==> flow/design.v <==
module ntt_16point(
    input wire clk,
    input wire rst,
    input wire start,
    input wire [111:0] data_in,
    output reg done,
    output reg [6:0] result_0,
    output reg [6:0] result_1,
    output reg [6:0] result_2,
    output reg [6:0] result_3,
    output reg [6:0] result_4,
    output reg [6:0] result_5,
    output reg [6:0] result_6,
    output reg [6:0] result_7,
    output reg [6:0] result_8,
    output reg [6:0] result_9,
    output reg [6:0] result_10,
    output reg [6:0] result_11,
    output reg [6:0] result_12,
    output reg [6:0] result_13,
    output reg [6:0] result_14,
    output reg [6:0] result_15
);
    localparam Q = 97;
    wire [6:0] omega [0:15];
    wire [6:0] input_data [0:15];
    reg [6:0] data [0:15];
    reg [3:0] stage;
    reg [4:0] i;
    reg computing;
    reg [3:0] m, k, j;
    reg [6:0] t, u, tw;
    reg [4:0] twiddle_idx;
    assign omega[0] = 1;
    assign omega[1] = 27;
    assign omega[2] = 50;
    assign omega[3] = 41;
    assign omega[4] = 96;
    assign omega[5] = 70;
    assign omega[6] = 47;
    assign omega[7] = 56;
    assign omega[8] = 1;
    assign omega[9] = 27;
    assign omega[10] = 50;
    assign omega[11] = 41;
    assign omega[12] = 96;
    assign omega[13] = 70;
    assign omega[14] = 47;
    assign omega[15] = 56;
    genvar gk;
    generate
        for (gk = 0; gk < 16; gk = gk + 1) begin : g_in
            assign input_data[gk] = data_in[7*gk +: 7];
        end
    endgenerate
    function [6:0] mod_mult;
        input [6:0] a;
        input [6:0] b;
        reg [13:0] temp;
        begin
            temp = a * b;
            mod_mult = temp % Q;
        end
    endfunction
    function [6:0] mod_add;
        input [6:0] a;
        input [6:0] b;
        reg [7:0] temp;
        begin
            temp = a + b;
            if (temp >= Q)
                mod_add = temp - Q;
            else
                mod_add = temp[6:0];
        end
    endfunction
    function [6:0] mod_sub;
        input [6:0] a;
        input [6:0] b;
        reg signed [7:0] temp;
        begin
            temp = a - b;
            if (temp < 0)
                mod_sub = temp + Q;
            else
                mod_sub = temp[6:0];
        end
    endfunction
    function [3:0] bit_reverse;
        input [3:0] idx;
        begin
            bit_reverse = {idx[0], idx[1], idx[2], idx[3]};
        end
    endfunction
    always @(posedge clk) begin
        if (rst) begin
            done <= 0;
            computing <= 0;
            stage <= 0;
            i <= 0;
        end else begin
            if (start && !computing) begin
                data[0] <= input_data[bit_reverse(0)];
                data[1] <= input_data[bit_reverse(1)];
                data[2] <= input_data[bit_reverse(2)];
                data[3] <= input_data[bit_reverse(3)];
                data[4] <= input_data[bit_reverse(4)];
                data[5] <= input_data[bit_reverse(5)];
                data[6] <= input_data[bit_reverse(6)];
                data[7] <= input_data[bit_reverse(7)];
                data[8] <= input_data[bit_reverse(8)];
                data[9] <= input_data[bit_reverse(9)];
                data[10] <= input_data[bit_reverse(10)];
                data[11] <= input_data[bit_reverse(11)];
                data[12] <= input_data[bit_reverse(12)];
                data[13] <= input_data[bit_reverse(13)];
                data[14] <= input_data[bit_reverse(14)];
                data[15] <= input_data[bit_reverse(15)];
                computing <= 1;
                done <= 0;
                stage <= 0;
                i <= 0;
            end else if (computing) begin
                if (stage < 4) begin
                    if (i < 16) begin
                        m = 1 << stage;   
                        k = i >> (stage + 1);   
                        j = i & ((1 << (stage + 1)) - 1);   
                        if (j < m) begin
                            twiddle_idx = (j << (4 - stage - 1)) & 15;
                            tw = omega[twiddle_idx];
                            t = mod_mult(tw, data[i + m]);
                            u = data[i];
                            data[i] <= mod_add(u, t);
                            data[i + m] <= mod_sub(u, t);
                        end
                        i <= i + 1;
                    end else begin
                        i <= 0;
                        stage <= stage + 1;
                    end
                end else begin
                    result_0 <= data[0];
                    result_1 <= data[1];
                    result_2 <= data[2];
                    result_3 <= data[3];
                    result_4 <= data[4];
                    result_5 <= data[5];
                    result_6 <= data[6];
                    result_7 <= data[7];
                    result_8 <= data[8];
                    result_9 <= data[9];
                    result_10 <= data[10];
                    result_11 <= data[11];
                    result_12 <= data[12];
                    result_13 <= data[13];
                    result_14 <= data[14];
                    result_15 <= data[15];
                    done <= 1;
                    computing <= 0;
                end
            end
        end
    end
endmodule
Ticket comment

-- Reports on ntt_16point
Each step is given for the RTL above and for the edited RTL.
"original" refers to lines of the RTL above, "edited" to lines of the edited file.
"difference" is "edited" less "original", of the values as shown; "rel. change" is that difference over "original", in percent.
Operators: Yosys type, input widths -> output width; for muxes data width and select width s.
Library cell names are shortened.
The mark n/a stands for no value.
- design top: ntt_16point
- clock input: clk
- cell library: sky130hd
- timing corner: tt_025C_1v80

-- Edit of the RTL
The edit as a unified diff against the file above.
A script made this edit; it was not meant as an optimisation.
begin of diff
@@ -26,5 +26,5 @@
     wire [6:0] input_data [0:15];
     reg [6:0] data [0:15];
-    reg [3:0] stage;
+    reg [2:0] stage;
     reg [4:0] i;
     reg computing;
end of diff

-- Elaborated design
Counts by Yosys on the flattened word-level netlist (proc, flatten, opt, wreduce; memories kept). Print and check cells are left out. Cells with the same type and inputs are merged into one.
Yosys's memory passes give these memory sizes; they may raise the number of words (mostly to a power of two), join words into wider ones and drop unused or constant bits.
- bit counts (what ; original ; edited ; difference ; rel. change (%)):
    bits in writable memories ; 112 ; 112 ; 0 ; 0.00
    output and inout port bits ; 113 ; 113 ; 0 ; 0.00
    memory cells ; 1 ; 1 ; 0 ; 0.00
    bits of input ports ; 115 ; 115 ; 0 ; 0.00
    elaborated cells ; 140 ; 140 ; 0 ; 0.00
    bits in registers ; 11 ; 10 ; -1 ; -9.09
- operators by class (what ; original ; edited ; difference ; rel. change (%)):
    shifts and indexed selects ; 3 ; 3 ; 0 ; 0.00
    equal/unequal tests ; 15 ; 15 ; 0 ; 0.00
    magnitude comparators ; 5 ; 5 ; 0 ; 0.00
    reductions and logical operators ; 16 ; 16 ; 0 ; 0.00
    divide/modulo/power cells ; 1 ; 1 ; 0 ; 0.00
    multiplexer cells ; 79 ; 79 ; 0 ; 0.00
    $add $sub $neg ; 10 ; 10 ; 0 ; 0.00
    bitwise operators ; 5 ; 5 ; 0 ; 0.00
    $mul ; 1 ; 1 ; 0 ; 0.00
- operators by type and width (kind ; original ; edited ; difference ; rel. change (%)):
    $add 4x1->5 const B ; 1 ; 0 ; -1 ; -100.00
    $lt 4x3->1 const B ; 1 ; 0 ; -1 ; -100.00
    $shl 1x5->4 const A ; 1 ; 0 ; -1 ; -100.00
    $shl 2x4->4 const A ; 1 ; 0 ; -1 ; -100.00
    $sub 3x4->5 const A ; 1 ; 0 ; -1 ; -100.00
    $sub 5x2->6 const B ; 1 ; 0 ; -1 ; -100.00
    $add 3x1->4 const B ; 0 ; 1 ; +1 ; n/a
    $lt 3x3->1 const B ; 0 ; 1 ; +1 ; n/a
    $shl 1x4->4 const A ; 0 ; 1 ; +1 ; n/a
    $shl 2x3->4 const A ; 0 ; 1 ; +1 ; n/a
    $sub 3x3->4 const A ; 0 ; 1 ; +1 ; n/a
    $sub 4x2->5 const B ; 0 ; 1 ; +1 ; n/a
Operator kinds equal on both sides are left out: 32.

-- Depth
Depth = most cells in a row (Yosys ltp): at word level without a register or memory, in the mapped netlist without a sequential cell, where the memories' decode and read muxes count.
- logic depth (what ; original ; edited ; difference ; rel. change (%)):
    depth after elaboration ; 25 ; 25 ; 0 ; 0.00
    ABC_AREA ; 0 ; 0 ; n/a ; n/a
    mapped depth ; 78 ; 81 ; +3 ; +3.85
    mapped depth without buffers ; 72 ; 74 ; +2 ; +2.78

-- After synthesis
Source: synth_stat.txt of the flow (Yosys; design flattened, memories mapped). It holds for the ABC_AREA given above (unset counts as 0); a run with the other value may have another netlist.
- cell types (cell type ; original ; edited ; difference ; rel. change (%)):
    o21ai_0 ; 115 ; 235 ; +120 ; +104.35
    nand2_1 ; 248 ; 326 ; +78 ; +31.45
    o211ai_1 ; 52 ; 7 ; -45 ; -86.54
    a31oi_1 ; 45 ; 8 ; -37 ; -82.22
    and2_1 ; 31 ; 10 ; -21 ; -67.74
    mux2i_1 ; 31 ; 10 ; -21 ; -67.74
    nor2b_1 ; 27 ; 6 ; -21 ; -77.78
    nand3_1 ; 66 ; 47 ; -19 ; -28.79
    nor2_1 ; 122 ; 108 ; -14 ; -11.48
    a21oi_1 ; 69 ; 55 ; -14 ; -20.29
    nor3_1 ; 28 ; 18 ; -10 ; -35.71
    a211oi_1 ; 12 ; 22 ; +10 ; +83.33
    clkbuf_1 ; 67 ; 75 ; +8 ; +11.94
    or2_2 ; 6 ; 14 ; +8 ; +133.33
    ha_1 ; 70 ; 77 ; +7 ; +10.00
    or3_1 ; 13 ; 8 ; -5 ; -38.46
    a2111oi_0 ; 0 ; 5 ; +5 ; n/a
    inv_1 ; 51 ; 55 ; +4 ; +7.84
Cell types equal on both sides are left out: 14.
Not every row of either side is listed.
- synthesis totals (what ; original ; edited ; difference ; rel. change (%)):
    sequential part of the area (sq um) ; 7026.7 ; 7006.7 ; -20.0 ; -0.28
    cell area after synthesis (sq um) ; 16917.5 ; 17000.1 ; +82.6 ; +0.49
    cell count ; 1653 ; 1704 ; +51 ; +3.09
    flip-flops ; 239 ; 238 ; -1 ; -0.42
    buffer cells ; 83 ; 90 ; +7 ; +8.43

-- Worst setup path after synthesis
OpenSTA on the mapped netlist: ideal clock, no wires. The path of least setup slack (recovery checks aside). Input and output delay are each 20% of the period. Register names are those of the netlist, which keeps one name where synthesis merged equal registers.
- path after synthesis (what ; original ; edited ; difference ; rel. change (%)):
    path type ; register to register ; register to register ; n/a ; n/a
    start point ; reg stage[2] ; reg stage[0] ; n/a ; n/a
    end point ; mem data[2][6] ; mem data[11][4] ; n/a ; n/a
    setup slack (ns) ; -0.677 ; -0.250 ; +0.427 ; n/a
    time at the first pin (ns) ; 0.000 ; 0.000 ; 0.000 ; n/a
    path delay (ns) ; 16.677 ; 16.250 ; -0.427 ; -2.56
    period (ns) ; 16.0 ; 16.0 ; 0.0 ; 0.00
    driving pins on the path ; 71 ; 71 ; 0 ; 0.00
    buffers on the path ; 8 ; 4 ; -4 ; -50.00
    required time (ns) ; 15.732 ; 15.730 ; -0.002 ; -0.01
    setup time (ns) ; 0.268 ; 0.270 ; +0.002 ; n/a
    arrival time (ns) ; 16.409 ; 15.980 ; -0.429 ; -2.61
    synthesis period reached (ns) ; 16.677 ; 16.25 ; -0.427 ; -2.56
"path delay" is the arrival time less input delay plus setup time.
"driving pins on the path" counts driving pins, that of a launching flip-flop among them; a cell with two outputs on the path counts twice.
"synthesis period reached" is the clock period less the worst setup slack; recovery checks do not enter. This is arithmetic on one report: input and output delays are still those of the set period (20% each).
The rows between start and end are the longest chain of elaborated cells between them; the timing report does not say that the signal goes this way. Where chains are equally long, one stands for them.
Each line given opens the expression or statement behind the cell; cells for indexed reads and writes are added by Yosys, which also makes memories of some case tables.
A register here has more assigning lines than the two given.
On the way, after synthesis, original:
- path through: dfxtp_1 > clkbuf_1 > or2_2 > nor3_1 > ha_1 > clkbuf_1 > buf_1 > clkbuf_1 > mux4_2 > mux2i_1 > a21oi_1 > nand2_1 > fa_1 > fa_1 > inv_1 > fa_1 > fa_1 > ha_1 > [35 not listed] > nor2_2 > mux2_1 > fa_1 > nor2_1 > nor2_1 > nor2_1 > nor2_1 > xnor2_1 > nand2_1 > o31ai_1 > mux2i_1 > a21oi_1 > nor2_1 > xnor2_1 > clkbuf_1 > nand2_1 > o211ai_1 > o21ai_0
- noted cells in the longest elaborated chain: 25
- noted elaborated cells on any way between the ends: 83
- classes of those cells: add/sub: 9; mul: 1; div: 1; compare: 4; eq/ne: 15; shift: 3; mux: 39; logic: 1; reduce/logical: 9; memory: 1
- ends and longest elaborated chain, after synthesis, original (what ; RTL line ; RTL):
    from (decl) ; 28 ; reg [3:0] stage;
    from (assign) ; 99 ; stage <= 0;
    from (assign) ; 140 ; stage <= stage + 1;
    $add 4x1->5 ; 128 ; j = i & ((1 << (stage + 1)) - 1);
    $shl 1x5->4 ; 128 ;
    $sub 4x1->4 ; 128 ;
    $and 4x4->4 ; 128 ;
    $shl 4x32->4 ; 130 ; twiddle_idx = (j << (4 - stage - 1)) & 15;
    $eq 4x4->1 ; 131 ; tw = omega[twiddle_idx];
    $reduce_or 2->1 ; n/a ;
    [11 not listed] ; n/a ;
    $mux 7 ; 71 ; if (temp >= Q)
    $mux 7 ; 129 ; if (j < m) begin
    $mux 7 ; 125 ; if (i < 16) begin
    $mux 7 ; 124 ; if (stage < 4) begin
    $mux 7 ; 123 ; end else if (computing) begin
    $mux 7 ; 102 ; if (start && !computing) begin
    $mux 7 ; 96 ; if (rst) begin
    to (decl) ; 27 ; reg [6:0] data [0:15];
On the way, after synthesis, edited:
- path through: dfxtp_1 > inv_1 > ha_1 > ha_1 > ha_1 > clkbuf_1 > buf_1 > mux4_2 > nand2_1 > nand2_1 > o21ai_0 > or2_2 > fa_1 > fa_1 > inv_1 > fa_1 > fa_1 > ha_1 > [35 not listed] > ha_1 > inv_1 > a21oi_1 > nor2_1 > nor2_1 > nor2_1 > nor2_1 > nor2_1 > nor2_1 > xnor2_1 > o311ai_0 > nand2_1 > nand4_1 > xnor2_1 > clkbuf_1 > o21ai_0 > nand2_1 > o21ai_0
- noted cells in the longest elaborated chain: 25
- noted elaborated cells on any way between the ends: 83
- classes of those cells: add/sub: 9; mul: 1; div: 1; compare: 4; eq/ne: 15; shift: 3; mux: 39; logic: 1; reduce/logical: 9; memory: 1
- ends and longest elaborated chain, after synthesis, edited (what ; RTL line ; RTL):
    from (decl) ; 28 ; reg [2:0] stage;
    from (assign) ; 99 ; stage <= 0;
    from (assign) ; 140 ; stage <= stage + 1;
    $add 3x1->4 ; 128 ; j = i & ((1 << (stage + 1)) - 1);
    $shl 1x4->4 ; 128 ;
    $sub 4x1->4 ; 128 ;
    $and 4x4->4 ; 128 ;
    $shl 4x32->4 ; 130 ; twiddle_idx = (j << (4 - stage - 1)) & 15;
    $eq 4x4->1 ; 131 ; tw = omega[twiddle_idx];
    $reduce_or 2->1 ; n/a ;
    [11 not listed] ; n/a ;
    $mux 7 ; 71 ; if (temp >= Q)
    $mux 7 ; 129 ; if (j < m) begin
    $mux 7 ; 125 ; if (i < 16) begin
    $mux 7 ; 124 ; if (stage < 4) begin
    $mux 7 ; 123 ; end else if (computing) begin
    $mux 7 ; 102 ; if (start && !computing) begin
    $mux 7 ; 96 ; if (rst) begin
    to (decl) ; 27 ; reg [6:0] data [0:15];

-- Worst path after layout
Path of least setup slack in the final report of each run of pair A (OpenROAD, finished layout, wires in). Where an end is a register, its clock arrival counts in the times.
- path after layout (what ; original ; edited ; difference ; rel. change (%)):
    path type ; register to register ; register to register ; n/a ; n/a
    start point ; reg stage[3] ; reg stage[1] ; n/a ; n/a
    end point ; mem data[5][4] ; mem data[0][5] ; n/a ; n/a
    arrival time (ns) ; 15.94 ; 15.49 ; -0.45 ; -2.82
    required time (ns) ; 16.00 ; 15.98 ; -0.02 ; -0.12
    driving pins on the path ; 72 ; 67 ; -5 ; -6.94
    setup time (ns) ; 0.27 ; 0.27 ; 0.00 ; n/a
    buffers on the path ; 4 ; 10 ; +6 ; +150.00
    period (ns) ; 15.7 ; 15.7 ; 0.0 ; 0.00
    time at the first pin (ns) ; 0.55 ; 0.54 ; -0.01 ; -1.82
    setup slack (ns) ; 0.06 ; 0.48 ; +0.42 ; n/a
The rows between start and end are the longest chain of elaborated cells between them; the timing report does not say that the signal goes this way. Where chains are equally long, one stands for them.
A register here has more assigning lines than the two given.
On the way, after layout, original:
- path through: dfxtp_2 > or2_4 > nor3_4 > ha_4 > fa_2 > buf_12 > buf_6 > mux4_2 > nor2b_4 > a211oi_2 > a21oi_2 > nand2_1 > fa_1 > fa_1 > inv_1 > fa_1 > fa_1 > ha_4 > [36 not listed] > fa_2 > nor2_1 > nor2_1 > nor2_1 > nor2_2 > o21bai_1 > a21oi_1 > xnor2_1 > o31ai_2 > o31ai_1 > a21oi_2 > nor3b_2 > xor2_2 > buf_6 > buf_12 > nor2_1 > a21oi_1 > mux2i_1
- noted cells in the longest elaborated chain: 25
- noted elaborated cells on any way between the ends: 83
- classes of those cells: add/sub: 9; mul: 1; div: 1; compare: 4; eq/ne: 15; shift: 3; mux: 39; logic: 1; reduce/logical: 9; memory: 1
- ends and longest elaborated chain, after layout, original (what ; RTL line ; RTL):
    from (decl) ; 28 ; reg [3:0] stage;
    from (assign) ; 99 ; stage <= 0;
    from (assign) ; 140 ; stage <= stage + 1;
    $add 4x1->5 ; 128 ; j = i & ((1 << (stage + 1)) - 1);
    $shl 1x5->4 ; 128 ;
    $sub 4x1->4 ; 128 ;
    $and 4x4->4 ; 128 ;
    $shl 4x32->4 ; 130 ; twiddle_idx = (j << (4 - stage - 1)) & 15;
    $eq 4x4->1 ; 131 ; tw = omega[twiddle_idx];
    $reduce_or 2->1 ; n/a ;
    [11 not listed] ; n/a ;
    $mux 7 ; 71 ; if (temp >= Q)
    $mux 7 ; 129 ; if (j < m) begin
    $mux 7 ; 125 ; if (i < 16) begin
    $mux 7 ; 124 ; if (stage < 4) begin
    $mux 7 ; 123 ; end else if (computing) begin
    $mux 7 ; 102 ; if (start && !computing) begin
    $mux 7 ; 96 ; if (rst) begin
    to (decl) ; 27 ; reg [6:0] data [0:15];
On the way, after layout, edited:
- path through: dfxtp_4 > inv_1 > ha_1 > ha_1 > ha_2 > fa_2 > buf_12 > clkbuf_16 > mux4_2 > nand2_1 > nand2_1 > o21ai_2 > buf_4 > nor2_1 > fa_1 > fa_1 > fa_1 > ha_1 > [31 not listed] > nand2_1 > nor4b_4 > o221ai_2 > a31oi_4 > mux2_4 > ha_1 > inv_1 > o21bai_1 > a21o_1 > a21o_1 > a21o_1 > a21oi_1 > nor2_1 > nor2_1 > o21ai_0 > xnor2_1 > buf_4 > o21ai_0
- noted cells in the longest elaborated chain: 25
- noted elaborated cells on any way between the ends: 83
- classes of those cells: add/sub: 9; mul: 1; div: 1; compare: 4; eq/ne: 15; shift: 3; mux: 39; logic: 1; reduce/logical: 9; memory: 1
- ends and longest elaborated chain, after layout, edited (what ; RTL line ; RTL):
    from (decl) ; 28 ; reg [2:0] stage;
    from (assign) ; 99 ; stage <= 0;
    from (assign) ; 140 ; stage <= stage + 1;
    $add 3x1->4 ; 128 ; j = i & ((1 << (stage + 1)) - 1);
    $shl 1x4->4 ; 128 ;
    $sub 4x1->4 ; 128 ;
    $and 4x4->4 ; 128 ;
    $shl 4x32->4 ; 130 ; twiddle_idx = (j << (4 - stage - 1)) & 15;
    $eq 4x4->1 ; 131 ; tw = omega[twiddle_idx];
    $reduce_or 2->1 ; n/a ;
    [11 not listed] ; n/a ;
    $mux 7 ; 71 ; if (temp >= Q)
    $mux 7 ; 129 ; if (j < m) begin
    $mux 7 ; 125 ; if (i < 16) begin
    $mux 7 ; 124 ; if (stage < 4) begin
    $mux 7 ; 123 ; end else if (computing) begin
    $mux 7 ; 102 ; if (start && !computing) begin
    $mux 7 ; 96 ; if (rst) begin
    to (decl) ; 27 ; reg [6:0] data [0:15];

-- Measured runs
Both versions went through the flow (Yosys, OpenROAD) with the same settings in each pair. Constraints: input delay and output delay 20% of the set period each, output load 0.01 pF.
Settings, pair A:
- period_ns: 15.7
- noted CAP_MARGIN: 20
- CORE_MARGIN: 2
- CORE_UTILIZATION: 40
- SLEW_MARGIN at 20
- measured results, pair A (what ; original ; edited ; difference ; rel. change (%)):
    area of the standard cells in the finished layout (sq um) ; 22669.2 ; 22330.2 ; -339.0 ; -1.50
    utilization after layout ; 0.542 ; 0.532 ; -0.010 ; n/a
    overall die area (sq um) ; 43955.2 ; 44165.1 ; +209.9 ; +0.48
    mapped cell area after synthesis (sq um) ; 16917.5 ; 17000.1 ; +82.6 ; +0.49
    setup slack of the worst path (ns) ; 0.058 ; 0.483 ; +0.425 ; n/a
    power consumption (mW) ; 3.136 ; 2.726 ; -0.410 ; -13.07
    final worst hold slack (ns) ; 0.460 ; 0.481 ; +0.021 ; n/a
    achieved period (ns) ; 15.642 ; 15.217 ; -0.425 ; -2.72
    total negative slack on setup checks (ns) ; 0.000 ; 0.000 ; 0.000 ; n/a
Settings, pair B:
- noted CELL_PAD_IN_SITES_GLOBAL_PLACEMENT: 0
- CORE_UTILIZATION: 53
- GPL_ROUTABILITY_DRIVEN: 0
- MAX_ROUTING_LAYER: met4
- MIN_ROUTING_LAYER: met1
- period_ns: 21.1
- noted CAP_MARGIN: 20
- CORE_MARGIN: 2
- SLEW_MARGIN at 20
- measured results, pair B (what ; original ; edited ; difference ; rel. change (%)):
    area of the standard cells in the finished layout (sq um) ; 20373.3 ; 20478.4 ; +105.1 ; +0.52
    utilization after layout ; 0.647 ; 0.649 ; +0.002 ; n/a
    overall die area (sq um) ; 33364.7 ; 33523.8 ; +159.1 ; +0.48
    mapped cell area after synthesis (sq um) ; 16917.5 ; 17000.1 ; +82.6 ; +0.49
    setup slack of the worst path (ns) ; 1.701 ; 1.877 ; +0.176 ; n/a
    power consumption (mW) ; 1.933 ; 1.806 ; -0.127 ; -6.57
    final worst hold slack (ns) ; 0.455 ; 0.478 ; +0.023 ; n/a
    achieved period (ns) ; 19.399 ; 19.223 ; -0.176 ; -0.91
    total negative slack on setup checks (ns) ; 0.000 ; 0.000 ; 0.000 ; n/a
"achieved period" = clock period - worst setup slack. The figure is calculated, with input and output delays left at 20% of the set period.
"power consumption" is the tool's figure for a default switching activity; nothing was simulated.
